==> flow/design.v <==
`timescale 1ns / 1ps
module Register #(parameter [15:0] RESET_VALUE = 16'h0000) (I, E, FunSel, Clock, Reset, Q);
    input wire [15:0] I;
    input wire E;
    input wire [2:0] FunSel;
    input wire Clock;
    input wire Reset;  
    output reg [15:0] Q;
    always @(posedge Clock) begin
        if (~Reset)
            Q <= RESET_VALUE;
        else if(E) begin
            case(FunSel)
                3'b000: Q <= Q - 16'd1;
                3'b001: Q <= Q + 16'd1;
                3'b010: Q <= I;
                3'b011: Q <= 16'b0;
                3'b100: Q <= {8'b0, I[7:0]};
                3'b101: Q[7:0] <= I[7:0];
                3'b110: Q[15:8] <= I[7:0];
                3'b111: Q[15:0] <= { {8{I[7]}}, I[7:0] };
            endcase
        end
    end
endmodule
`timescale 1ns / 1ps
module RegisterFile(I, OutASel, OutBSel, FunSel, RegSel, ScrSel, Clock, Reset, OutA, OutB);
    input wire [15:0] I;
    input wire [2:0] OutASel;
    input wire [2:0] OutBSel;
    input wire [2:0] FunSel;
    input wire [3:0] RegSel;
    input wire [3:0] ScrSel;
    input wire Clock;
    input wire Reset;
    output reg [15:0] OutA;
    output reg [15:0] OutB;
    wire [15:0] R1_Q, R2_Q, R3_Q, R4_Q;
    wire [15:0] S1_Q, S2_Q, S3_Q, S4_Q;
    Register R1(.I(I), .E(~RegSel[3]), .FunSel(FunSel), .Clock(Clock), .Reset(Reset), .Q(R1_Q));
    Register R2(.I(I), .E(~RegSel[2]), .FunSel(FunSel), .Clock(Clock), .Reset(Reset), .Q(R2_Q));
    Register R3(.I(I), .E(~RegSel[1]), .FunSel(FunSel), .Clock(Clock), .Reset(Reset), .Q(R3_Q));
    Register R4(.I(I), .E(~RegSel[0]), .FunSel(FunSel), .Clock(Clock), .Reset(Reset), .Q(R4_Q));
    Register S1(.I(I), .E(~ScrSel[3]), .FunSel(FunSel), .Clock(Clock), .Reset(Reset), .Q(S1_Q));
    Register S2(.I(I), .E(~ScrSel[2]), .FunSel(FunSel), .Clock(Clock), .Reset(Reset), .Q(S2_Q));
    Register S3(.I(I), .E(~ScrSel[1]), .FunSel(FunSel), .Clock(Clock), .Reset(Reset), .Q(S3_Q));
    Register S4(.I(I), .E(~ScrSel[0]), .FunSel(FunSel), .Clock(Clock), .Reset(Reset), .Q(S4_Q));
    always @(*) begin
        case(OutASel)
            3'b000: OutA = R1_Q;
            3'b001: OutA = R2_Q;
            3'b010: OutA = R3_Q;
            3'b011: OutA = R4_Q;
            3'b100: OutA = S1_Q;
            3'b101: OutA = S2_Q;
            3'b110: OutA = S3_Q;
            3'b111: OutA = S4_Q;
        endcase
        case(OutBSel)
            3'b000: OutB = R1_Q;
            3'b001: OutB = R2_Q;
            3'b010: OutB = R3_Q;
            3'b011: OutB = R4_Q;
            3'b100: OutB = S1_Q;
            3'b101: OutB = S2_Q;
            3'b110: OutB = S3_Q;
            3'b111: OutB = S4_Q;
        endcase
    end
endmodule
`timescale 1ns / 1ps
module AddressRegisterFile(I, OutCSel, OutDSel, FunSel, RegSel, Clock, Reset, OutC, OutD);
    input wire [15:0] I;
    input wire [1:0] OutCSel;
    input wire [1:0] OutDSel;
    input wire [2:0] FunSel;
    input wire [2:0] RegSel;
    input Clock;
    input Reset;
    output reg [15:0] OutC;
    output reg [15:0] OutD;
    wire [15:0] PC_Q, AR_Q, SP_Q;
    Register #(.RESET_VALUE(16'd0))   PC(.I(I), .E(~RegSel[2]), .FunSel(FunSel), .Clock(Clock), .Reset(Reset), .Q(PC_Q));
    Register #(.RESET_VALUE(16'd0))   AR(.I(I), .E(~RegSel[1]), .FunSel(FunSel), .Clock(Clock), .Reset(Reset), .Q(AR_Q));
    Register #(.RESET_VALUE(16'd255)) SP(.I(I), .E(~RegSel[0]), .FunSel(FunSel), .Clock(Clock), .Reset(Reset), .Q(SP_Q));
    always @(*) begin
        case(OutCSel)
            2'b00: OutC = PC_Q;
            2'b01: OutC = PC_Q;
            2'b10: OutC = AR_Q;
            2'b11: OutC = SP_Q;
        endcase
        case(OutDSel)
            2'b00: OutD = PC_Q;
            2'b01: OutD = PC_Q;
            2'b10: OutD = AR_Q;
            2'b11: OutD = SP_Q;
        endcase
    end
endmodule
`timescale 1ns / 1ps
module InstructionRegister(I, Write, LH, Clock, Reset, IROut, IRNext);
    input wire [7:0] I;
    input wire Write;
    input wire LH;
    input wire Clock;
    input wire Reset;
    output reg [15:0] IROut;
    output reg [15:0] IRNext;  
    always @(*) begin
        IRNext = IROut;
        if(Write) begin
            case(LH)
                1'b0: IRNext[7:0] = I;
                1'b1: IRNext[15:8] = I;
            endcase
        end
        if (~Reset)
            IRNext = 16'b0;
    end
    always @(posedge Clock) begin
        IROut <= IRNext;
    end
endmodule
`timescale 1ns / 1ps
module ArithmeticLogicUnit(A, B, FunSel, WF, Clock, Reset, ALUOut, FlagsOut, FlagsNext);
    input wire [15:0] A;
    input wire [15:0] B;
    input wire [4:0] FunSel;
    input wire WF;
    input wire Clock;
    input wire Reset;
    output reg [15:0] ALUOut;
    output reg [3:0] FlagsOut;  
    output reg [3:0] FlagsNext;  
    reg Z, C, N, O;
    reg [15:0] comp;  
    always @(*) begin
        C = 1'b0;
        N = 1'b0;
        O = 1'b0;
        comp = ~B;
        ALUOut = 16'b0;
        case(FunSel)
            5'b00000: ALUOut = {8'b0, A[7:0]};
            5'b00001: ALUOut = {8'b0, B[7:0]};
            5'b00010: ALUOut = {8'b0, ~A[7:0]};
            5'b00011: ALUOut = {8'b0, ~B[7:0]};
            5'b00100:  begin  
                ALUOut = 16'b0;
                {C, ALUOut[7:0]} = A[7:0] + B[7:0];
                    if ((~A[7] == ALUOut[7]) && (~B[7] == ALUOut[7]))
                       O = 1;
                   else
                       O = 0;
            end
            5'b00101:  begin  
                ALUOut = 16'b0;
                {C, ALUOut[7:0]} = A[7:0] + B[7:0] + FlagsOut[2];
                    if ((~A[7] == ALUOut[7]) && (~B[7] == ALUOut[7]))
                       O = 1;
                   else
                       O = 0;
            end
            5'b00110: begin  
                ALUOut = 16'b0;
                {C, ALUOut[7:0]} = A[7:0] + comp[7:0] + 1;
                if ((~A[7] == ALUOut[7]) && (B[7] == ALUOut[7]))
                    O = 1;
                else
                    O = 0;
            end
            5'b00111: ALUOut = {8'b0, A[7:0] & B[7:0]};
            5'b01000: ALUOut = {8'b0, A[7:0] | B[7:0]};
            5'b01001: ALUOut = {8'b0, A[7:0] ^ B[7:0]};
            5'b01010: ALUOut = {8'b0, ~(A[7:0] & B[7:0])};
            5'b01011: begin  
                ALUOut = {8'b0, A[6:0], 1'b0};
                C = A[7];
            end
            5'b01100: begin  
                ALUOut = {8'b0, 1'b0, A[7:1]};
                C = A[0];
            end
            5'b01101: begin  
                ALUOut = {8'b0, A[7], A[7:1]};
                C = A[0];
            end
            5'b01110: begin  
                C = A[7];
                ALUOut = {8'b0, A[6:0], FlagsOut[2]};
            end
            5'b01111: begin  
                C = A[0];
                ALUOut = {8'b0, FlagsOut[2], A[7:1]};
            end
            5'b10000: ALUOut = A;
            5'b10001: ALUOut = B;
            5'b10010: ALUOut = ~A;
            5'b10011: ALUOut = ~B;
            5'b10100: begin  
                {C, ALUOut} = A + B;
                if ((~A[15] == ALUOut[15]) && (~B[15] == ALUOut[15]))
                    O = 1;
                else
                    O = 0;
            end
            5'b10101: begin  
                {C, ALUOut} = A + B + FlagsOut[2];
                if ((~A[15] == ALUOut[15]) && (~B[15] == ALUOut[15]))
                    O = 1;
                else
                    O = 0;
            end
            5'b10110: begin  
                {C, ALUOut} = A + comp + 1;
                if ((~A[15] == ALUOut[15]) && (B[15] == ALUOut[15]))
                    O = 1;
                else
                    O = 0;
            end
            5'b10111: ALUOut = A & B;
            5'b11000: ALUOut = A | B;
            5'b11001: ALUOut = A ^ B;
            5'b11010: ALUOut = ~(A & B);
            5'b11011: begin  
                ALUOut = {A[14:0], 1'b0};
                C = A[15];
            end
            5'b11100: begin  
                ALUOut = {1'b0, A[15:1]};
                C = A[0];
            end
            5'b11101: begin  
                ALUOut = {A[15], A[15:1]};
                C = A[0];
            end
            5'b11110: begin  
                C = A[15];
                ALUOut = {A[14:0], FlagsOut[2]};
            end
            5'b11111: begin  
                C = A[0];
                ALUOut = {FlagsOut[2], A[15:1]};
            end
        endcase
        if ((FunSel[4] && ALUOut == 16'b0) || (~FunSel[4] && ALUOut[7:0] == 8'b0))
            Z = 1;
        else
            Z = 0;
        if ((FunSel != 5'b01101) && (FunSel != 5'b11101)) begin
            if ((FunSel[4] && ALUOut[15]) || (~FunSel[4] && ALUOut[7]))
                N = 1;
            else
                N = 0;
        end
    end
    always @(*) begin
        FlagsNext = FlagsOut;
        if(WF) begin
            case (FunSel[3:0])
                4'b0100: begin
                    FlagsNext[0] = O;
                    FlagsNext[2] = C;
                end
                4'b0101: begin
                    FlagsNext[0] = O;
                    FlagsNext[2] = C;
                end
                4'b0110: begin
                    FlagsNext[0] = O;
                    FlagsNext[2] = C;
                end
                4'b1011: FlagsNext[2] = C;
                4'b1100: FlagsNext[2] = C;
                4'b1101: FlagsNext[2] = C;
                4'b1110: FlagsNext[2] = C;
                4'b1111: FlagsNext[2] = C;
                default: ;
            endcase
            if ((FunSel != 5'b01101) && (FunSel != 5'b11101))
                FlagsNext[1] = N;
            FlagsNext[3] = Z;
        end
        if (~Reset)
            FlagsNext = 4'b0;
    end
    always @(posedge Clock) begin
        FlagsOut <= FlagsNext;
    end
endmodule
`timescale 1ns / 1ps
module ArithmeticLogicUnitSystem(
    RF_OutASel, RF_OutBSel, RF_FunSel, RF_RegSel, RF_ScrSel, ALU_FunSel, ALU_WF, ARF_OutCSel,
    ARF_OutDSel, ARF_FunSel, ARF_RegSel, IR_LH, IR_Write, Mem_WR, Mem_CS, MuxASel, MuxBSel, MuxCSel, Clock,
    Reset, MemData, Address, MuxCOut, IRNext, FlagsNext
    );
    input wire [2:0] RF_OutASel, RF_OutBSel, RF_FunSel;
    input wire [3:0] RF_RegSel, RF_ScrSel;
    input wire [4:0] ALU_FunSel;
    input wire ALU_WF;
    input wire [1:0] ARF_OutCSel, ARF_OutDSel;
    input wire [2:0] ARF_FunSel, ARF_RegSel;
    input wire IR_LH, IR_Write;
    input wire Mem_WR, Mem_CS;
    input wire [1:0] MuxASel, MuxBSel;
    input wire MuxCSel;
    input wire Clock;
    input wire Reset;
    input wire [7:0] MemData;
    output wire [15:0] Address;
    output reg [7:0] MuxCOut;
    output wire [15:0] IRNext;
    output wire [3:0] FlagsNext;
    reg [15:0] MuxAOut, MuxBOut;
    wire [15:0] OutA, OutB, OutC;
    wire [15:0] ALUOut;
    wire [15:0] IRFull;
    wire [7:0] IROut;
    wire [3:0] FlagsOut;
    wire [7:0] MemOut;
    assign MemOut = (~Mem_WR && ~Mem_CS) ? MemData : 8'h00;
    assign IROut = IRFull[7:0];
    RegisterFile RF(.I(MuxAOut), .OutASel(RF_OutASel), .OutBSel(RF_OutBSel), .FunSel(RF_FunSel),
        .RegSel(RF_RegSel), .ScrSel(RF_ScrSel), .Clock(Clock), .Reset(Reset), .OutA(OutA), .OutB(OutB));
    AddressRegisterFile ARF(.I(MuxBOut), .OutCSel(ARF_OutCSel), .OutDSel(ARF_OutDSel), .FunSel(ARF_FunSel),
        .RegSel(ARF_RegSel), .Clock(Clock), .Reset(Reset), .OutC(OutC), .OutD(Address));
    InstructionRegister IR(.I(MemOut), .Write(IR_Write), .LH(IR_LH), .Clock(Clock), .Reset(Reset),
        .IROut(IRFull), .IRNext(IRNext));
    ArithmeticLogicUnit ALU(.A(OutA), .B(OutB), .FunSel(ALU_FunSel), .WF(ALU_WF), .Clock(Clock), .Reset(Reset),
        .ALUOut(ALUOut), .FlagsOut(FlagsOut), .FlagsNext(FlagsNext));
    always @(*) begin
        case(MuxASel)
            2'b00: MuxAOut = ALUOut;
            2'b01: MuxAOut = OutC;
            2'b10: MuxAOut = {8'b0, MemOut};
            2'b11: MuxAOut = {8'b0, IROut};
        endcase
        case(MuxBSel)
            2'b00: MuxBOut = ALUOut;
            2'b01: MuxBOut = OutC;
            2'b10: MuxBOut = {8'b0, MemOut};
            2'b11: MuxBOut = {8'b0, IROut};
        endcase
        case(MuxCSel)
            1'b0: MuxCOut = ALUOut[7:0];
            1'b1: MuxCOut = ALUOut[15:8];
        endcase
    end
endmodule
`timescale 1ns / 1ps
module CPUSystem(Clock, Reset, T, Mem_Address, Mem_WData, Mem_RData, Mem_Read, Mem_Write);
    input wire Clock;
    input wire Reset;
    output wire [7:0] T;
    output wire [15:0] Mem_Address;
    output wire [7:0] Mem_WData;
    input wire [7:0] Mem_RData;
    output wire Mem_Read;
    output wire Mem_Write;
    reg [2:0] RF_OutASel, RF_OutBSel, RF_FunSel;
    reg [3:0] RF_RegSel, RF_ScrSel;
    reg [4:0] ALU_FunSel;
    reg ALU_WF;
    reg [1:0] ARF_OutCSel, ARF_OutDSel;
    reg [2:0] ARF_FunSel, ARF_RegSel;
    reg IR_LH, IR_Write;
    reg Mem_WR, Mem_CS;
    reg [1:0] MuxASel, MuxBSel;
    reg MuxCSel;
    reg [5:0] D;
    reg [1:0] RSEL;
    reg S;
    reg [2:0] DSTREG, SREG1, SREG2;
    reg [7:0] _T;
    reg [7:0] T_n;
    reg [2:0] q_RF_OutASel, q_RF_OutBSel, q_RF_FunSel;
    reg [3:0] q_RF_RegSel, q_RF_ScrSel;
    reg [4:0] q_ALU_FunSel;
    reg q_ALU_WF;
    reg [1:0] q_ARF_OutCSel, q_ARF_OutDSel;
    reg [2:0] q_ARF_FunSel, q_ARF_RegSel;
    reg q_IR_LH, q_IR_Write;
    reg q_Mem_WR, q_Mem_CS;
    reg [1:0] q_MuxASel, q_MuxBSel;
    reg q_MuxCSel;
    reg [5:0] q_D;
    reg [1:0] q_RSEL;
    reg q_S;
    reg [2:0] q_DSTREG, q_SREG1, q_SREG2;
    reg [7:0] q_T;
    reg [7:0] q_Tout;
    wire [15:0] IRNext;
    wire [3:0] FlagsNext;
    ArithmeticLogicUnitSystem _ALUSystem(.RF_OutASel(q_RF_OutASel), .RF_OutBSel(q_RF_OutBSel), .RF_FunSel(q_RF_FunSel),
        .RF_RegSel(q_RF_RegSel), .RF_ScrSel(q_RF_ScrSel), .ALU_FunSel(q_ALU_FunSel), .ALU_WF(q_ALU_WF), .ARF_OutCSel(q_ARF_OutCSel),
        .ARF_OutDSel(q_ARF_OutDSel), .ARF_FunSel(q_ARF_FunSel), .ARF_RegSel(q_ARF_RegSel), .IR_LH(q_IR_LH), .IR_Write(q_IR_Write),
        .Mem_WR(q_Mem_WR), .Mem_CS(q_Mem_CS), .MuxASel(q_MuxASel), .MuxBSel(q_MuxBSel), .MuxCSel(q_MuxCSel), .Clock(Clock),
        .Reset(Reset), .MemData(Mem_RData), .Address(Mem_Address), .MuxCOut(Mem_WData), .IRNext(IRNext), .FlagsNext(FlagsNext)
    );
    assign T = q_Tout;
    assign Mem_Read = ~q_Mem_CS & ~q_Mem_WR;
    assign Mem_Write = ~q_Mem_CS & q_Mem_WR;
    always @(posedge Clock) begin
        q_RF_OutASel <= RF_OutASel; q_RF_OutBSel <= RF_OutBSel; q_RF_FunSel <= RF_FunSel;
        q_RF_RegSel <= RF_RegSel; q_RF_ScrSel <= RF_ScrSel;
        q_ALU_FunSel <= ALU_FunSel; q_ALU_WF <= ALU_WF;
        q_ARF_OutCSel <= ARF_OutCSel; q_ARF_OutDSel <= ARF_OutDSel;
        q_ARF_FunSel <= ARF_FunSel; q_ARF_RegSel <= ARF_RegSel;
        q_IR_LH <= IR_LH; q_IR_Write <= IR_Write;
        q_Mem_WR <= Mem_WR; q_Mem_CS <= Mem_CS;
        q_MuxASel <= MuxASel; q_MuxBSel <= MuxBSel; q_MuxCSel <= MuxCSel;
        q_D <= D; q_RSEL <= RSEL; q_S <= S;
        q_DSTREG <= DSTREG; q_SREG1 <= SREG1; q_SREG2 <= SREG2;
        q_T <= _T; q_Tout <= T_n;
    end
    always @(*) begin
        RF_OutASel = q_RF_OutASel; RF_OutBSel = q_RF_OutBSel; RF_FunSel = q_RF_FunSel;
        RF_RegSel = q_RF_RegSel; RF_ScrSel = q_RF_ScrSel;
        ALU_FunSel = q_ALU_FunSel; ALU_WF = q_ALU_WF;
        ARF_OutCSel = q_ARF_OutCSel; ARF_OutDSel = q_ARF_OutDSel;
        ARF_FunSel = q_ARF_FunSel; ARF_RegSel = q_ARF_RegSel;
        IR_LH = q_IR_LH; IR_Write = q_IR_Write;
        Mem_WR = q_Mem_WR; Mem_CS = q_Mem_CS;
        MuxASel = q_MuxASel; MuxBSel = q_MuxBSel; MuxCSel = q_MuxCSel;
        D = q_D; RSEL = q_RSEL; S = q_S;
        DSTREG = q_DSTREG; SREG1 = q_SREG1; SREG2 = q_SREG2;
        _T = q_T; T_n = q_Tout;
        if (~Reset) begin
            RF_OutASel = 3'b0; RF_OutBSel = 3'b0; RF_FunSel = 3'b0;
            ALU_FunSel = 5'b0; ALU_WF = 1'b0;
            ARF_OutCSel = 2'b0; ARF_OutDSel = 2'b0; ARF_FunSel = 3'b0;
            IR_LH = 1'b0; Mem_WR = 1'b0;
            MuxASel = 2'b0; MuxBSel = 2'b0; MuxCSel = 1'b0;
            D = 6'b0; RSEL = 2'b0; S = 1'b0;
            DSTREG = 3'b0; SREG1 = 3'b0; SREG2 = 3'b0;
            T_n = 8'd0;
            _T = 8'd1;
            IR_Write = 1'b0;
            Mem_CS = 1'b1;
            resetSel();
        end
        else begin
            case (_T)
                8'd1: begin
                    T_n = _T;
                    RF_RegSel = 4'b1111;
                    RF_ScrSel = 4'b1111;
                    Mem_CS = 1'b0;
                    Mem_WR = 1'b0;
                    IR_Write = 1'b1;
                    IR_LH = 1'b0;
                    ARF_OutDSel = 2'b00;
                    ARF_RegSel = 3'b011;
                    ARF_FunSel = 3'b001;
                    _T = 8'd2;
                end
                8'd2: begin
                    T_n = _T;
                    IR_LH = 1'b1;
                    _T = 8'd4;
                end
                8'd4: begin
                    T_n = _T;
                    IR_Write = 1'b0;
                    resetSel();
                    decode(IRNext);
                    case (D)
                        6'h00: branch_1();
                        6'h01: begin
                            if (~FlagsNext[3])
                                branch_1();
                            else _T =  8'd1;
                        end
                        6'h02: begin
                            if (FlagsNext[3])
                                branch_1();
                            else _T =  8'd1;
                        end
                        6'h03: begin
                            inc_dec_sp(1'b0);
                            _T = 8'd8;
                        end
                        6'h04: push_1();
                        6'h05: inc_dec_1();
                        6'h06: inc_dec_1();
                        6'h07: one_sreg_1();
                        6'h08: one_sreg_1();
                        6'h09: one_sreg_1();
                        6'h0A: one_sreg_1();
                        6'h0B: one_sreg_1();
                        6'h0C: two_sreg_1();
                        6'h0D: two_sreg_1();
                        6'h0E: one_sreg_1();
                        6'h0F: two_sreg_1();
                        6'h10: two_sreg_1();
                        6'h11: mov(1'b1);
                        6'h12: ldr_1();
                        6'h13: str_1();
                        6'h14: mov(1'b0);
                        6'h15: two_sreg_1();
                        6'h16: two_sreg_1();
                        6'h17: two_sreg_1();
                        6'h18: one_sreg_1();
                        6'h19: two_sreg_1();
                        6'h1A: two_sreg_1();
                        6'h1B: two_sreg_1();
                        6'h1C: two_sreg_1();
                        6'h1D: two_sreg_1();
                        6'h1E: branch_1();
                        6'h1F: begin
                            inc_dec_sp(1'b0);
                            _T = 8'd8;
                        end
                        6'h20: ldrim();
                        6'h21: strim_1();
                    endcase
                end
                8'd8: begin
                    T_n = _T;
                    resetSel();
                    case (D)
                        6'h00: branch_2();
                        6'h01: branch_2();
                        6'h02: branch_2();
                        6'h03: pop_1();
                        6'h04: push_2();
                        6'h05: inc_dec_2(3'b001);
                        6'h06: inc_dec_2(3'b000);
                        6'h07: one_sreg_2(5'b11011, 1'b0);
                        6'h08: one_sreg_2(5'b11100, 1'b0);
                        6'h09: one_sreg_2(5'b11101, 1'b0);
                        6'h0A: one_sreg_2(5'b11110, 1'b0);
                        6'h0B: one_sreg_2(5'b11111, 1'b0);
                        6'h0C: two_sreg_2();
                        6'h0D: two_sreg_2();
                        6'h0E: one_sreg_2(5'b10010, 1'b0);
                        6'h0F: two_sreg_2();
                        6'h10: two_sreg_2();
                        6'h12: ldr_2();
                        6'h13: str_2();
                        6'h15: two_sreg_2();
                        6'h16: two_sreg_2();
                        6'h17: two_sreg_2();
                        6'h18: one_sreg_2(5'b10000, S);
                        6'h19: two_sreg_2();
                        6'h1A: two_sreg_2();
                        6'h1B: two_sreg_2();
                        6'h1C: two_sreg_2();
                        6'h1D: two_sreg_2();
                        6'h1E: bx_1();
                        6'h1F: bl_1();
                        6'h21: strim_2();
                    endcase
                end
                8'd16: begin
                    T_n = _T;
                    resetSel();
                    case (D)
                        6'h00: branch_3();
                        6'h01: branch_3();
                        6'h02: branch_3();
                        6'h03: pop_2();
                        6'h0C: two_sreg_3(5'b10111, 1'b0);
                        6'h0D: two_sreg_3(5'b11000, 1'b0);
                        6'h0F: two_sreg_3(5'b11001, 1'b0);
                        6'h10: two_sreg_3(5'b11010, 1'b0);
                        6'h15: two_sreg_3(5'b10100, 1'b0);
                        6'h16: two_sreg_3(5'b10101, 1'b0);
                        6'h17: two_sreg_3(5'b10110, 1'b0);
                        6'h19: two_sreg_3(5'b10100, S);
                        6'h1A: two_sreg_3(5'b10110, S);
                        6'h1B: two_sreg_3(5'b10111, S);
                        6'h1C: two_sreg_3(5'b11000, S);
                        6'h1D: two_sreg_3(5'b11001, S);
                        6'h1E: bx_2();
                        6'h1F: bl_2();
                        6'h21: strim_3();
                    endcase
                end
                8'd32: begin
                    T_n = _T;
                    resetSel();
                    case (D)
                        6'h1E: bx_3();
                        6'h1F: bl_3();
                        6'h21: strim_4();
                    endcase
                end
                 8'd64: begin
                    T_n = _T;
                    resetSel();
                    case (D)
                        6'h21: begin
                            strim_5();
                        end
                    endcase
                end
                default: resetSel();
            endcase
        end
    end
    task decode (input [15:0] IR);
    begin
        D = IR[15:10];
        RSEL = IR[9:8];
        S = IR[9];
        DSTREG = IR[8:6];
        SREG1 = IR[5:3];
        SREG2 = IR[2:0];
    end
    endtask
    task resetSel ();
    begin
        Mem_CS = 1'b1;
        ARF_RegSel = 3'b111;
        RF_RegSel = 4'b1111;
        RF_ScrSel = 4'b1111;
    end
    endtask
    task branch_1 ();
    begin
        ARF_OutCSel = 2'b00;  
        MuxASel = 2'b01;  
        RF_ScrSel = 4'b0111;  
        RF_FunSel = 3'b010;
        _T = 8'd8;
        end
    endtask
    task branch_2 ();
    begin
        MuxASel = 2'b11;  
        RF_ScrSel = 4'b1011;  
        RF_FunSel = 3'b111;
        _T = 8'd16;
    end
    endtask
    task branch_3 ();
    begin
        RF_OutASel = 3'b100;  
        RF_OutBSel = 3'b101;  
        MuxBSel = 2'b00;
        ARF_RegSel = 3'b011;  
        ARF_FunSel = 3'b010;
        ALU_FunSel = 5'b10100;
        ALU_WF = 1'b0;
        _T = 8'd1;
    end
    endtask
    task inc_dec_sp (input id);
    begin
        ARF_RegSel = 3'b110;  
        ARF_FunSel = id ? 3'b000 : 3'b001;
    end
    endtask
    task  pop_1 ();
    begin
        Mem_CS = 1'b0;
        Mem_WR = 1'b0;  
        ARF_OutDSel = 2'b11;  
        MuxASel = 2'b10;  
        case (RSEL)
            2'b00: RF_RegSel = 4'b0111;  
            2'b01: RF_RegSel = 4'b1011;  
            2'b10: RF_RegSel = 4'b1101;  
            2'b11: RF_RegSel = 4'b1110;  
        endcase
        RF_FunSel = 3'b100;
        inc_dec_sp(1'b0);
        _T = 8'd16;
    end
    endtask
    task pop_2 ();
    begin
        Mem_CS = 1'b0;
        Mem_WR = 1'b0;  
        ARF_OutDSel = 2'b11;  
        MuxASel = 2'b10;  
        case (RSEL)
            2'b00: RF_RegSel = 4'b0111;  
            2'b01: RF_RegSel = 4'b1011;  
            2'b10: RF_RegSel = 4'b1101;  
            2'b11: RF_RegSel = 4'b1110;  
        endcase
        RF_FunSel = 3'b110;
        _T = 8'd1;
    end
    endtask
    task push_1 ();
    begin
        Mem_CS = 1'b0;
        Mem_WR = 1'b1;  
        ARF_OutDSel = 2'b11;  
        RF_OutASel = {1'b0, RSEL};
        MuxCSel = 1'b1;  
        ALU_FunSel = 5'b10000;
        ALU_WF = 1'b0;
        inc_dec_sp(1'b1);
        _T = 8'd8;
    end
    endtask
    task push_2 ();
    begin
        Mem_CS = 1'b0;
        Mem_WR = 1'b1;  
        ARF_OutDSel = 2'b11;  
        RF_OutASel = {1'b0, RSEL};
        MuxCSel = 1'b0;  
        ALU_FunSel = 5'b10000;
        ALU_WF = 1'b0;
        inc_dec_sp(1'b1);
        _T = 8'd1;
    end
    endtask
    task inc_dec_1 ();
    begin
        if (DSTREG[2]) begin
            case (DSTREG)
                3'b100: RF_RegSel = 4'b0111;  
                3'b101: RF_RegSel = 4'b1011;  
                3'b110: RF_RegSel = 4'b1101;  
                3'b111: RF_RegSel = 4'b1110;  
            endcase
            RF_FunSel = 3'b010;
        end
        else begin
            case (DSTREG)
                3'b000: ARF_RegSel = 3'b011;  
                3'b001: ARF_RegSel = 3'b011;  
                3'b010: ARF_RegSel = 3'b110;  
                3'b011: ARF_RegSel = 3'b101;  
            endcase
            ARF_FunSel = 3'b010;
        end
        if (SREG1[2]) begin
            RF_OutASel = {1'b0, SREG1[1:0]};
            ALU_FunSel = 5'b10000;
            ALU_WF = 1'b0;
            if (DSTREG[2])
                MuxASel = 2'b00;  
            else
                MuxBSel = 2'b00;  
        end
        else begin
            case (SREG1)
                3'b000: ARF_OutCSel = 2'b00;  
                3'b001: ARF_OutCSel = 2'b00;  
                3'b010: ARF_OutCSel = 2'b11;  
                3'b011: ARF_OutCSel = 2'b10;  
            endcase
            if (DSTREG[2])
                MuxASel = 2'b01;  
            else
                MuxBSel = 2'b01;  
        end
        _T = 8'd8;
    end
    endtask
    task inc_dec_2 (input [2:0] opcode);
    begin
        if (DSTREG[2]) begin
            case (DSTREG)
                3'b100: RF_RegSel = 4'b0111;  
                3'b101: RF_RegSel = 4'b1011;  
                3'b110: RF_RegSel = 4'b1101;  
                3'b111: RF_RegSel = 4'b1110;  
            endcase
            RF_FunSel = opcode;
        end
        else begin
            case (DSTREG)
                3'b000: ARF_RegSel = 3'b011;  
                3'b001: ARF_RegSel = 3'b011;  
                3'b010: ARF_RegSel = 3'b110;  
                3'b011: ARF_RegSel = 3'b101;  
            endcase
            ARF_FunSel = opcode;
        end
        _T = 8'd1;
    end
    endtask
    task one_sreg_1 ();
    begin
        if (~SREG1[2]) begin
            case (SREG1)
                3'b000: ARF_OutCSel = 2'b00;  
                3'b001: ARF_OutCSel = 2'b00;  
                3'b010: ARF_OutCSel = 2'b11;  
                3'b011: ARF_OutCSel = 2'b10;  
            endcase
            RF_ScrSel = 4'b0111;  
            MuxASel = 2'b01;  
            RF_FunSel = 3'b010;
        end
        _T = 8'd8;
    end
    endtask
    task one_sreg_2 (input [4:0] opcode, input s);
    begin
        if (SREG1[2])
            RF_OutASel = {1'b0, SREG1[1:0]};
        else
            RF_OutASel = 3'b100;  
        if (DSTREG[2]) begin
            case (DSTREG)
                3'b100: RF_RegSel = 4'b0111;  
                3'b101: RF_RegSel = 4'b1011;  
                3'b110: RF_RegSel = 4'b1101;  
                3'b111: RF_RegSel = 4'b1110;  
            endcase
            RF_FunSel = 3'b010;
            MuxASel = 2'b00;  
        end
        else begin
            case (DSTREG)
                3'b000: ARF_RegSel = 3'b011;  
                3'b001: ARF_RegSel = 3'b011;  
                3'b010: ARF_RegSel = 3'b110;  
                3'b011: ARF_RegSel = 3'b101;  
            endcase
            ARF_FunSel = 3'b010;
            MuxBSel = 2'b00;  
        end
        ALU_FunSel = opcode;
        ALU_WF = s;
        _T = 8'd1;
    end
    endtask
    task two_sreg_1 ();
    begin
        if (~SREG1[2]) begin
            case (SREG1)
                3'b000: ARF_OutCSel = 2'b00;  
                3'b001: ARF_OutCSel = 2'b00;  
                3'b010: ARF_OutCSel = 2'b11;  
                3'b011: ARF_OutCSel = 2'b10;  
            endcase
            RF_ScrSel = 4'b0111;  
            MuxASel = 2'b01;  
            RF_FunSel = 3'b010;
        end
        _T = 8'd8;
    end
    endtask
    task two_sreg_2 ();
    begin
       if (~SREG2[2]) begin
            case (SREG2)
                3'b000: ARF_OutCSel = 2'b00;  
                3'b001: ARF_OutCSel = 2'b00;  
                3'b010: ARF_OutCSel = 2'b11;  
                3'b011: ARF_OutCSel = 2'b10;  
            endcase
            RF_ScrSel = 4'b1011;  
            MuxASel = 2'b01;  
            RF_FunSel = 3'b010;
        end
        _T = 8'd16;
    end
    endtask
    task two_sreg_3 (input [4:0] opcode, input s);
    begin
        if (SREG1[2]) 
            RF_OutASel = {1'b0, SREG1[1:0]};
        else
            RF_OutASel = 3'b100;  
        if (SREG2[2])
            RF_OutBSel = {1'b0, SREG2[1:0]};
        else
            RF_OutBSel = 3'b101;  
        if (DSTREG[2]) begin
            case (DSTREG)
                3'b100: RF_RegSel = 4'b0111;  
                3'b101: RF_RegSel = 4'b1011;  
                3'b110: RF_RegSel = 4'b1101;  
                3'b111: RF_RegSel = 4'b1110;  
            endcase
            RF_FunSel = 3'b010;
            MuxASel = 2'b00;  
        end
        else begin
            case (DSTREG)
                3'b000: ARF_RegSel = 3'b011;  
                3'b001: ARF_RegSel = 3'b011;  
                3'b010: ARF_RegSel = 3'b110;  
                3'b011: ARF_RegSel = 3'b101;  
            endcase
            ARF_FunSel = 3'b010;
            MuxBSel = 2'b00;  
        end
        ALU_FunSel = opcode;
        ALU_WF = s;
        _T = 8'd1;
    end
    endtask
    task mov (input lh);
    begin
        case(RSEL)
            2'b00: RF_RegSel = 4'b0111;  
            2'b01: RF_RegSel = 4'b1011;  
            2'b10: RF_RegSel = 4'b1101;  
            2'b11: RF_RegSel = 4'b1110;  
        endcase
        RF_FunSel = lh ? 3'b110 : 3'b101;
        MuxASel = 2'b11;  
        _T = 8'd1;
    end
    endtask
    task ldr_1 ();
    begin
        Mem_CS = 1'b0;
        Mem_WR = 1'b0;  
        ARF_OutDSel = 2'b10;  
        MuxASel = 2'b10;  
        case (RSEL)
            2'b00: RF_RegSel = 4'b0111;  
            2'b01: RF_RegSel = 4'b1011;  
            2'b10: RF_RegSel = 4'b1101;  
            2'b11: RF_RegSel = 4'b1110;  
        endcase
        RF_FunSel = 3'b100;
        inc_dec_sp(1'b0);
        _T = 8'd8;
    end
    endtask
    task ldr_2 ();
    begin
        Mem_CS = 1'b0;
        Mem_WR = 1'b0;  
        ARF_OutDSel = 2'b10;  
        MuxASel = 2'b10;  
        case (RSEL)
            2'b00: RF_RegSel = 4'b0111;  
            2'b01: RF_RegSel = 4'b1011;  
            2'b10: RF_RegSel = 4'b1101;  
            2'b11: RF_RegSel = 4'b1110;  
        endcase
        RF_FunSel = 3'b110;
        inc_dec_sp(1'b1);
        _T = 8'd1;
    end
    endtask
    task str_1 ();
    begin
        Mem_CS = 1'b0;
        Mem_WR = 1'b1;  
        ARF_OutDSel = 2'b10;  
        RF_OutASel = {1'b0, RSEL};
        MuxCSel = 1'b0;  
        ALU_FunSel = 5'b10000;
        ALU_WF = 1'b0;
        inc_dec_sp(1'b0);
        _T = 8'd8;
    end
    endtask
    task str_2 ();
    begin
        Mem_CS = 1'b0;
        Mem_WR = 1'b1;  
        ARF_OutDSel = 2'b10;  
        RF_OutASel = {1'b0, RSEL};
        MuxCSel = 1'b1;  
        ALU_FunSel = 5'b10000;
        ALU_WF = 1'b0;
        inc_dec_sp(1'b1);
        _T = 8'd1;
    end
    endtask
    task bx_1 ();
    begin
        Mem_CS = 1'b0;
        Mem_WR = 1'b1;  
        ARF_OutDSel = 2'b11;  
        RF_OutASel = 3'b100;  
        MuxCSel = 1'b1;  
        ALU_FunSel = 5'b10000;
        ALU_WF = 1'b0;
        inc_dec_sp(1'b1);
        _T = 8'd16;
    end
    endtask
    task bx_2 ();
    begin
        Mem_CS = 1'b0;
        Mem_WR = 1'b1;  
        ARF_OutDSel = 2'b11;  
        RF_OutASel = 3'b100;  
        MuxCSel = 1'b0;  
        ALU_FunSel = 5'b10000;
        ALU_WF = 1'b0;
        inc_dec_sp(1'b1);
        _T = 8'd32;
    end
    endtask
    task bx_3 ();
    begin
        ARF_RegSel = 3'b011;  
        ARF_FunSel = 3'b010;
        RF_OutASel = {1'b0, RSEL};
        MuxBSel = 2'b00;  
        ALU_FunSel = 5'b10000;
        ALU_WF = 1'b0;
        _T = 8'd1;
    end
    endtask
    task bl_1 ();
    begin
        Mem_CS = 1'b0;
        Mem_WR = 1'b0;  
        ARF_OutDSel = 2'b11;  
        MuxBSel = 2'b10;  
        RF_ScrSel = 4'b0111;  
        RF_FunSel = 3'b100;
        inc_dec_sp(1'b0);
        _T = 8'd16;
    end
    endtask
    task bl_2 ();
    begin
        Mem_CS = 1'b0;
        Mem_WR = 1'b0;  
        ARF_OutDSel = 2'b11;  
        MuxBSel = 2'b10;  
        RF_ScrSel = 4'b0111;  
        RF_FunSel = 3'b110;
        _T = 8'd32;
    end
    endtask
    task bl_3 ();
    begin
        ARF_RegSel = 3'b011;  
        ARF_FunSel = 3'b010;
        RF_OutASel = 3'b100;  
        MuxBSel = 2'b00;  
        ALU_FunSel = 5'b10000;
        ALU_WF = 1'b0;
        _T = 8'd1;
    end
    endtask
    task ldrim ();
    begin
        case (RSEL)
            2'b00: RF_RegSel = 4'b0111;  
            2'b01: RF_RegSel = 4'b1011;  
            2'b10: RF_RegSel = 4'b1101;  
            2'b11: RF_RegSel = 4'b1110;  
        endcase
        RF_FunSel = 3'b100;
        MuxASel = 2'b11;  
        _T = 8'd1;
    end
    endtask
    task strim_1 ();
    begin
        RF_ScrSel = 4'b0111;  
        RF_FunSel = 3'b010;
        ARF_OutCSel = 2'b10;  
        MuxASel = 2'b01;  
        _T = 8'd8;
    end
    endtask
    task strim_2 ();
    begin
        RF_ScrSel = 4'b1011;  
        RF_FunSel = 3'b010;
        MuxASel = 2'b11;  
        _T = 8'd16;
    end
    endtask
    task strim_3 ();
    begin
        RF_OutASel = 3'b100;  
        RF_OutBSel = 3'b101;  
        ALU_FunSel = 5'b10100;
        ALU_WF = 1'b0;
        ARF_RegSel = 3'b101;  
        ARF_FunSel = 3'b010;
        MuxBSel = 2'b00;  
        _T = 8'd32;
    end
    endtask
    task strim_4 ();
    begin
        Mem_CS = 1'b0;
        Mem_WR = 1'b1;  
        ARF_OutDSel = 2'b10;  
        RF_OutASel = {1'b0, RSEL};
        MuxCSel = 1'b0;  
        ALU_FunSel = 5'b10000;
        ALU_WF = 1'b0;
        ARF_RegSel = 3'b101;  
        ARF_FunSel = 3'b001;
        _T = 8'd64;
    end
    endtask
    task strim_5 ();
    begin
        Mem_CS = 1'b0;
        Mem_WR = 1'b1;  
        ARF_OutDSel = 2'b10;  
        RF_OutASel = {1'b0, RSEL};
        MuxCSel = 1'b1;  
        ALU_FunSel = 5'b10000;
        ALU_WF = 1'b0;
        ARF_RegSel = 3'b101;  
        ARF_FunSel = 3'b001;
        _T = 8'd1;
    end
    endtask
endmodule
Hand-over note for CPUSystem

## Step by step through the tools: CPUSystem

Each step is given for the RTL above and for the edited RTL.
"original" refers to lines of the RTL above, "edited" to lines of the edited file.
"change": "edited" minus "original" as printed here. "relative change": 100 x difference / "original".
Operators: Yosys type, input widths -> output width; for muxes data width and select width s.
Cell names lack the library's common part.
Not given: -

| set-up | value |
|---|---|
| design top | CPUSystem |
| clock input | Clock |
| library | sky130hd |
| timing corner | tt_025C_1v80 |

## Diff

Unified diff, file above to edited file.
The edit is scripted: it alters the design's behaviour and was not made to optimise anything.

```diff
@@ -13,5 +13,5 @@
             case(FunSel)
                 3'b000: Q <= Q - 16'd1;
-                3'b001: Q <= Q + 16'd1;
+                3'b001: Q <= Q | 16'd1;
                 3'b010: Q <= I;
                 3'b011: Q <= 16'b0;
```

## Word level

Yosys after proc, flatten, opt, wreduce and memory -nomap, before mapping. Memory bits, and registers merged into a memory's read port (data or address), are not among the register bits. Print and check cells are not counted.

Cells by class:

| item | original | edited | change | relative change (%) |
|---|---|---|---|---|
| $add $sub $neg | 30 | 19 | -11 | -36.67 |
| equality and inequality tests | 245 | 245 | 0 | 0.00 |
| multiplexer cells | 187 | 187 | 0 | 0.00 |
| bitwise operators | 34 | 36 | +2 | +5.88 |
| reductions and logical operators | 153 | 166 | +13 | +8.50 |

Operators by type and width:

| operator | original | edited | change | relative change (%) |
|---|---|---|---|---|
| $add 16x1->16 const B | 11 | 0 | -11 | -100.00 |
| $pmux 8 s6 | 11 | 0 | -11 | -100.00 |
| $pmux 8 s5 | 0 | 11 | +11 | - |
| $reduce_and 3->1 | 0 | 11 | +11 | - |
| $not 1->1 | 20 | 22 | +2 | +10.00 |
| $reduce_bool 6->1 | 3 | 1 | -2 | -66.67 |
| $reduce_bool 5->1 | 2 | 4 | +2 | +100.00 |
| $reduce_bool 3->1 | 1 | 3 | +2 | +200.00 |
| $reduce_or 2->1 | 31 | 31 | 0 | 0.00 |
| $eq 6x5->1 const B | 30 | 30 | 0 | 0.00 |
| $ne 3x3->1 const B | 25 | 25 | 0 | 0.00 |
| $eq 3x3->1 const B | 24 | 24 | 0 | 0.00 |
| $mux 1 | 24 | 24 | 0 | 0.00 |
| $reduce_and 2->1 | 23 | 23 | 0 | 0.00 |
| $mux 2 | 22 | 22 | 0 | 0.00 |
| $mux 3 | 20 | 20 | 0 | 0.00 |
| $eq 3x2->1 const B | 16 | 16 | 0 | 0.00 |
| $eq 5x5->1 const B | 16 | 16 | 0 | 0.00 |
| $eq 6x4->1 const B | 16 | 16 | 0 | 0.00 |
| $eq 1x1->1 | 12 | 12 | 0 | 0.00 |
| $eq 2x2->1 const B | 12 | 12 | 0 | 0.00 |
| $logic_and 1x1->1 | 12 | 12 | 0 | 0.00 |
| $pmux 8 s4 | 12 | 12 | 0 | 0.00 |
| $sub 16x1->16 const B | 11 | 11 | 0 | 0.00 |
| $ne 2x2->1 const B | 10 | 10 | 0 | 0.00 |
| $pmux 1 s2 | 10 | 10 | 0 | 0.00 |
| $reduce_or 3->1 | 10 | 10 | 0 | 0.00 |
| $mux 4 | 9 | 9 | 0 | 0.00 |

The list need not be complete.

Word-level totals:

| item | original | edited | change | relative change (%) |
|---|---|---|---|---|
| flip-flop bits (word level) | 272 | 272 | 0 | 0.00 |
| input bits | 10 | 10 | 0 | 0.00 |
| output and inout bits | 34 | 34 | 0 | 0.00 |

## Logic depth

Longest topological path by Yosys (ltp), each cell counted once; first at word level (registers and memories cut), then after technology mapping (sequential cells cut; the memories' decode and read muxes count).

Depth:

| item | original | edited | change | relative change (%) |
|---|---|---|---|---|
| depth after elaboration | 15 | 15 | 0 | 0.00 |
| ABC_AREA | 0 | 0 | - | - |
| gate-level depth with buffers | 24 | 23 | -1 | -4.17 |
| depth with buffers taken out | 20 | 20 | 0 | 0.00 |

## After synthesis

Source: synth_stat.txt of the flow (Yosys; design flattened, memories mapped). It holds for the ABC_AREA given above (unset counts as 0); a run with the other value may have another netlist.

Cell types:

| cell | original | edited | change | relative change (%) |
|---|---|---|---|---|
| nand3_1 | 152 | 63 | -89 | -58.55 |
| clkbuf_1 | 280 | 192 | -88 | -31.43 |
| nor2_1 | 325 | 386 | +61 | +18.77 |
| xnor2_1 | 85 | 25 | -60 | -70.59 |
| nand2_1 | 408 | 349 | -59 | -14.46 |
| o21ai_0 | 295 | 349 | +54 | +18.31 |
| nor4_1 | 17 | 69 | +52 | +305.88 |
| a21oi_1 | 311 | 270 | -41 | -13.18 |
| a31oi_1 | 62 | 22 | -40 | -64.52 |
| or3_1 | 71 | 38 | -33 | -46.48 |
| and3_1 | 55 | 25 | -30 | -54.55 |
| xor2_1 | 37 | 10 | -27 | -72.97 |
| o221ai_1 | 41 | 17 | -24 | -58.54 |
| nor3_1 | 98 | 116 | +18 | +18.37 |
| a32oi_1 | 27 | 9 | -18 | -66.67 |
| mux2i_1 | 65 | 48 | -17 | -26.15 |
| nand2b_1 | 43 | 59 | +16 | +37.21 |
| buf_2 | 28 | 12 | -16 | -57.14 |

The list need not be complete.

Mapped netlist:

| item | original | edited | change | relative change (%) |
|---|---|---|---|---|
| cells in the netlist | 3582 | 3197 | -385 | -10.75 |
| synthesis area (µm²) | 24265.8 | 21504.4 | -2761.4 | -11.38 |
| sequential area (µm²) | 4744.6 | 4744.6 | 0.0 | 0.00 |
| mapped flip-flops | 237 | 237 | 0 | 0.00 |
| buffers | 352 | 230 | -122 | -34.66 |

By module: a second synthesis without flattening, with its own total; a netlist apart from the flattened one above.

Unflattened totals:

| item | original | edited | change | relative change (%) |
|---|---|---|---|---|
| cells (unflattened synthesis) | 4835 | 4061 | -774 | -16.01 |
| area (unflattened synthesis) (µm²) | 34669.5 | 29077.9 | -5591.6 | -16.13 |

Each row is one instance without its submodules.

Modules, original:

| module | times used | cells | area (µm²) | seq. area (µm²) |
|---|---|---|---|---|
| Register | 8 | 247 | 1790.5 | 320.3 |
| CPUSystem | 1 | 785 | 5557.8 | 1401.3 |
| ArithmeticLogicUnit | 1 | 749 | 4997.3 | 80.1 |
| Register #(RESET_VALUE=0) | 2 | 247 | 1790.5 | 320.3 |
| RegisterFile | 1 | 308 | 2135.8 | 0.0 |
| Register #(RESET_VALUE=255) | 1 | 277 | 1883.1 | 320.3 |
| ArithmeticLogicUnitSystem | 1 | 75 | 868.3 | 0.0 |
| AddressRegisterFile | 1 | 109 | 701.9 | 0.0 |
| InstructionRegister | 1 | 62 | 620.6 | 320.3 |

Modules, edited:

| module | times used | cells | area (µm²) | seq. area (µm²) |
|---|---|---|---|---|
| Register | 8 | 178 | 1278.7 | 320.3 |
| CPUSystem | 1 | 785 | 5557.8 | 1401.3 |
| ArithmeticLogicUnit | 1 | 747 | 4923.5 | 80.1 |
| Register #(RESET_VALUE=0) | 2 | 178 | 1278.7 | 320.3 |
| RegisterFile | 1 | 308 | 2135.8 | 0.0 |
| Register #(RESET_VALUE=255) | 1 | 195 | 1482.7 | 320.3 |
| ArithmeticLogicUnitSystem | 1 | 75 | 868.3 | 0.0 |
| AddressRegisterFile | 1 | 109 | 701.9 | 0.0 |
| InstructionRegister | 1 | 62 | 620.6 | 320.3 |

## Worst setup path after synthesis

Path of least setup slack by OpenSTA after synthesis, without wires, with an ideal clock, recovery checks aside; 20% of the period is set as input and as output delay. Where synthesis merged equal registers, the netlist keeps one of their names.

Path post-synthesis:

| item | original | edited | change | relative change (%) |
|---|---|---|---|---|
| kind | reg-to-output | reg-to-output | - | - |
| start point | reg q_RF_OutBSel[2] | reg q_RF_OutBSel[0] | - | - |
| end point | out Mem_WData[7] | out Mem_WData[5] | - | - |
| clock period (ps) | 12000 | 12000 | 0 | 0.00 |
| output delay (ps) | 2400 | 2400 | 0 | 0.00 |
| time at the first pin (ps) | 0 | 0 | 0 | - |
| data arrival time (ps) | 3925 | 4684 | +759 | +19.34 |
| required time (ps) | 9600 | 9600 | 0 | 0.00 |
| setup slack (ps) | 5675 | 4916 | -759 | - |
| path delay (ps) | 3925 | 4684 | +759 | +19.34 |
| driving pins on the path | 19 | 20 | +1 | +5.26 |
| path buffers | 3 | 5 | +2 | +66.67 |
| synthesis period reached (ps) | 6325 | 7084 | +759 | +12.00 |

"path delay" is the arrival time less input delay plus setup time.
At an output port there is no setup time.
"driving pins on the path" counts driving pins, that of a launching flip-flop among them; a cell with two outputs on the path counts twice.
"synthesis period reached" = period - worst setup slack (recovery checks aside). The figure is calculated, with input and output delays left at 20% of the set period.
The rows between start and end are the longest chain of elaborated cells between them; the timing report does not say that the signal goes this way. Where chains are equally long, one stands for them.
A line is the first line of the expression or statement that the cell stems from. Yosys adds cells for indexed reads and writes and turns some case tables into memories.

| on the way, post-synthesis, original | value |
|---|---|
| cells stage by stage | dfxtp_1 -> buf_4 -> nor2b_1 -> buf_6 -> a22o_1 -> a221o_1 -> o21a_1 -> ha_1 -> buf_2 -> inv_1 -> a221oi_2 -> nand4_1 -> a31o_1 -> a311oi_2 -> or3_1 -> a21oi_1 -> or4_1 -> a21oi_2 -> mux2i_1 |
| cells in the longest elaborated chain | 7 |

Ends and longest elaborated chain, post-synthesis, original:

| item | line | RTL |
|---|---|---|
| start, declared | 377 | `reg [2:0] q_RF_OutASel, q_RF_OutBSel, q_RF_FunSel;` |
| start, assigned | 405 | `q_RF_OutASel <= RF_OutASel; q_RF_OutBSel <= RF_OutBSel; q_RF_FunSel <= RF_FunSel;` |
| $eq 3x3->1 | 59 | `case(OutBSel)` |
| $pmux 16 s8 | 59 |  |
| $not 16->16 | 142 | `comp = ~B;` |
| $add 16x16->17 | 216 | `{C, ALUOut} = A + comp + 1;` |
| $add 17x1->17 | 216 |  |
| $pmux 8 s16 | 144 | `case(FunSel)` |
| $pmux 8 s2 | 345 | `case(MuxCSel)` |
| end, declared | 357 | `output wire [7:0] Mem_WData;` |

| on the way, post-synthesis, edited | value |
|---|---|
| cells stage by stage | dfxtp_1 -> buf_2 -> clkbuf_1 -> clkbuf_1 -> o22ai_1 -> a222oi_1 -> nor2_1 -> ha_1 -> fa_1 -> a211oi_4 -> o21a_1 -> buf_4 -> a211oi_1 -> nand2b_1 -> buf_2 -> or4_4 -> or4_1 -> mux2i_1 -> nor2_1 -> a21oi_1 |
| cells in the longest elaborated chain | 7 |

Ends and longest elaborated chain, post-synthesis, edited:

| item | line | RTL |
|---|---|---|
| start, declared | 377 | `reg [2:0] q_RF_OutASel, q_RF_OutBSel, q_RF_FunSel;` |
| start, assigned | 405 | `q_RF_OutASel <= RF_OutASel; q_RF_OutBSel <= RF_OutBSel; q_RF_FunSel <= RF_FunSel;` |
| $eq 3x3->1 | 59 | `case(OutBSel)` |
| $pmux 16 s8 | 59 |  |
| $not 16->16 | 142 | `comp = ~B;` |
| $add 16x16->17 | 216 | `{C, ALUOut} = A + comp + 1;` |
| $add 17x1->17 | 216 |  |
| $pmux 8 s16 | 144 | `case(FunSel)` |
| $pmux 8 s2 | 345 | `case(MuxCSel)` |
| end, declared | 357 | `output wire [7:0] Mem_WData;` |

## Timing after layout

From the final timing report of the runs of set A: the path of least setup slack in the routed layout; clock arrival at registers is part of the times.
The path's times are printed in steps of 10 ps; the period is the one set.

Path post-layout:

| item | original | edited | change | relative change (%) |
|---|---|---|---|---|
| kind | reg-to-output | reg-to-output | - | - |
| start point | reg q_RF_OutBSel[2] | reg q_RF_OutASel[2] | - | - |
| end point | out Mem_WData[6] | out Mem_WData[1] | - | - |
| clock period (ps) | 12000 | 12000 | 0 | 0.00 |
| output delay (ps) | 2400 | 2400 | 0 | 0.00 |
| time at the first pin (ps) | 570 | 590 | +20 | +3.51 |
| data arrival time (ps) | 6640 | 6710 | +70 | +1.05 |
| required time (ps) | 9600 | 9600 | 0 | 0.00 |
| setup slack (ps) | 2960 | 2890 | -70 | - |
| driving pins on the path | 17 | 15 | -2 | -11.76 |
| path buffers | 1 | 1 | 0 | 0.00 |

The rows between start and end are the longest chain of elaborated cells between them; the timing report does not say that the signal goes this way. Where chains are equally long, one stands for them.

| on the way, post-layout, original | value |
|---|---|
| cells stage by stage | dfxtp_2 -> nor2b_1 -> a21oi_1 -> a21boi_0 -> ha_1 -> fa_1 -> a21oi_1 -> o211ai_1 -> a21oi_1 -> xnor2_1 -> o2111ai_1 -> nand3b_1 -> xor2_1 -> o221ai_1 -> nand2_1 -> o21ai_0 -> clkdlybuf4s50_1 |
| cells in the longest elaborated chain | 7 |

Ends and longest elaborated chain, post-layout, original:

| item | line | RTL |
|---|---|---|
| start, declared | 377 | `reg [2:0] q_RF_OutASel, q_RF_OutBSel, q_RF_FunSel;` |
| start, assigned | 405 | `q_RF_OutASel <= RF_OutASel; q_RF_OutBSel <= RF_OutBSel; q_RF_FunSel <= RF_FunSel;` |
| $eq 3x3->1 | 59 | `case(OutBSel)` |
| $pmux 16 s8 | 59 |  |
| $not 16->16 | 142 | `comp = ~B;` |
| $add 16x16->17 | 216 | `{C, ALUOut} = A + comp + 1;` |
| $add 17x1->17 | 216 |  |
| $pmux 8 s16 | 144 | `case(FunSel)` |
| $pmux 8 s2 | 345 | `case(MuxCSel)` |
| end, declared | 357 | `output wire [7:0] Mem_WData;` |

| on the way, post-layout, edited | value |
|---|---|
| cells stage by stage | dfxtp_2 -> nor2_1 -> o21a_1 -> o32ai_1 -> inv_1 -> ha_1 -> o211ai_1 -> o21a_1 -> o211ai_1 -> nand2b_1 -> nor4_1 -> xnor2_1 -> a2111oi_1 -> mux2i_1 -> clkdlybuf4s50_1 |
| cells in the longest elaborated chain | 6 |

Ends and longest elaborated chain, post-layout, edited:

| item | line | RTL |
|---|---|---|
| start, declared | 377 | `reg [2:0] q_RF_OutASel, q_RF_OutBSel, q_RF_FunSel;` |
| start, assigned | 405 | `q_RF_OutASel <= RF_OutASel; q_RF_OutBSel <= RF_OutBSel; q_RF_FunSel <= RF_FunSel;` |
| $eq 3x3->1 | 49 | `case(OutASel)` |
| $pmux 16 s8 | 49 |  |
| $add 16x16->17 | 216 | `{C, ALUOut} = A + comp + 1;` |
| $add 17x1->17 | 216 |  |
| $pmux 8 s16 | 144 | `case(FunSel)` |
| $pmux 8 s2 | 345 | `case(MuxCSel)` |
| end, declared | 357 | `output wire [7:0] Mem_WData;` |

## Measured runs

Both versions went through the flow (Yosys, OpenROAD) with the same settings in each pair. Constraints: input delay and output delay 20% of the set period each, output load 0.01 pF.

| flow settings, set A | value |
|---|---|
| CORE_UTILIZATION | 40 |
| period_ns | 12.0 |
| CAP_MARGIN | 20 |
| CORE_MARGIN | 2 |
| SLEW_MARGIN | 20 |

Final reports, set A:

| item | original | edited | change | relative change (%) |
|---|---|---|---|---|
| post-synthesis cell area (µm²) | 24265.8 | 21504.4 | -2761.4 | -11.38 |
| die footprint (µm²) | 62650.1 | 55632.3 | -7017.8 | -11.20 |
| standard-cell area after routing (µm²) | 25545.8 | 23201.0 | -2344.8 | -9.18 |
| post-layout utilization (%) | 42.5 | 43.9 | +1.4 | - |
| worst setup slack after layout (ps) | 2959 | 2891 | -68 | - |
| final setup TNS (ps) | 0 | 0 | 0 | - |
| post-route worst hold slack (ps) | 459 | 462 | +3 | - |
| total power after layout (W) | 0.003255 | 0.002814 | -0.000441 | -13.55 |
| period achieved (ps) | 9041 | 9109 | +68 | +0.75 |

"period achieved" means the clock period less the worst setup slack. The figure is calculated, with input and output delays left at 20% of the set period.
"total power after layout" is the tool's figure for a default switching activity; nothing was simulated.

End of note.
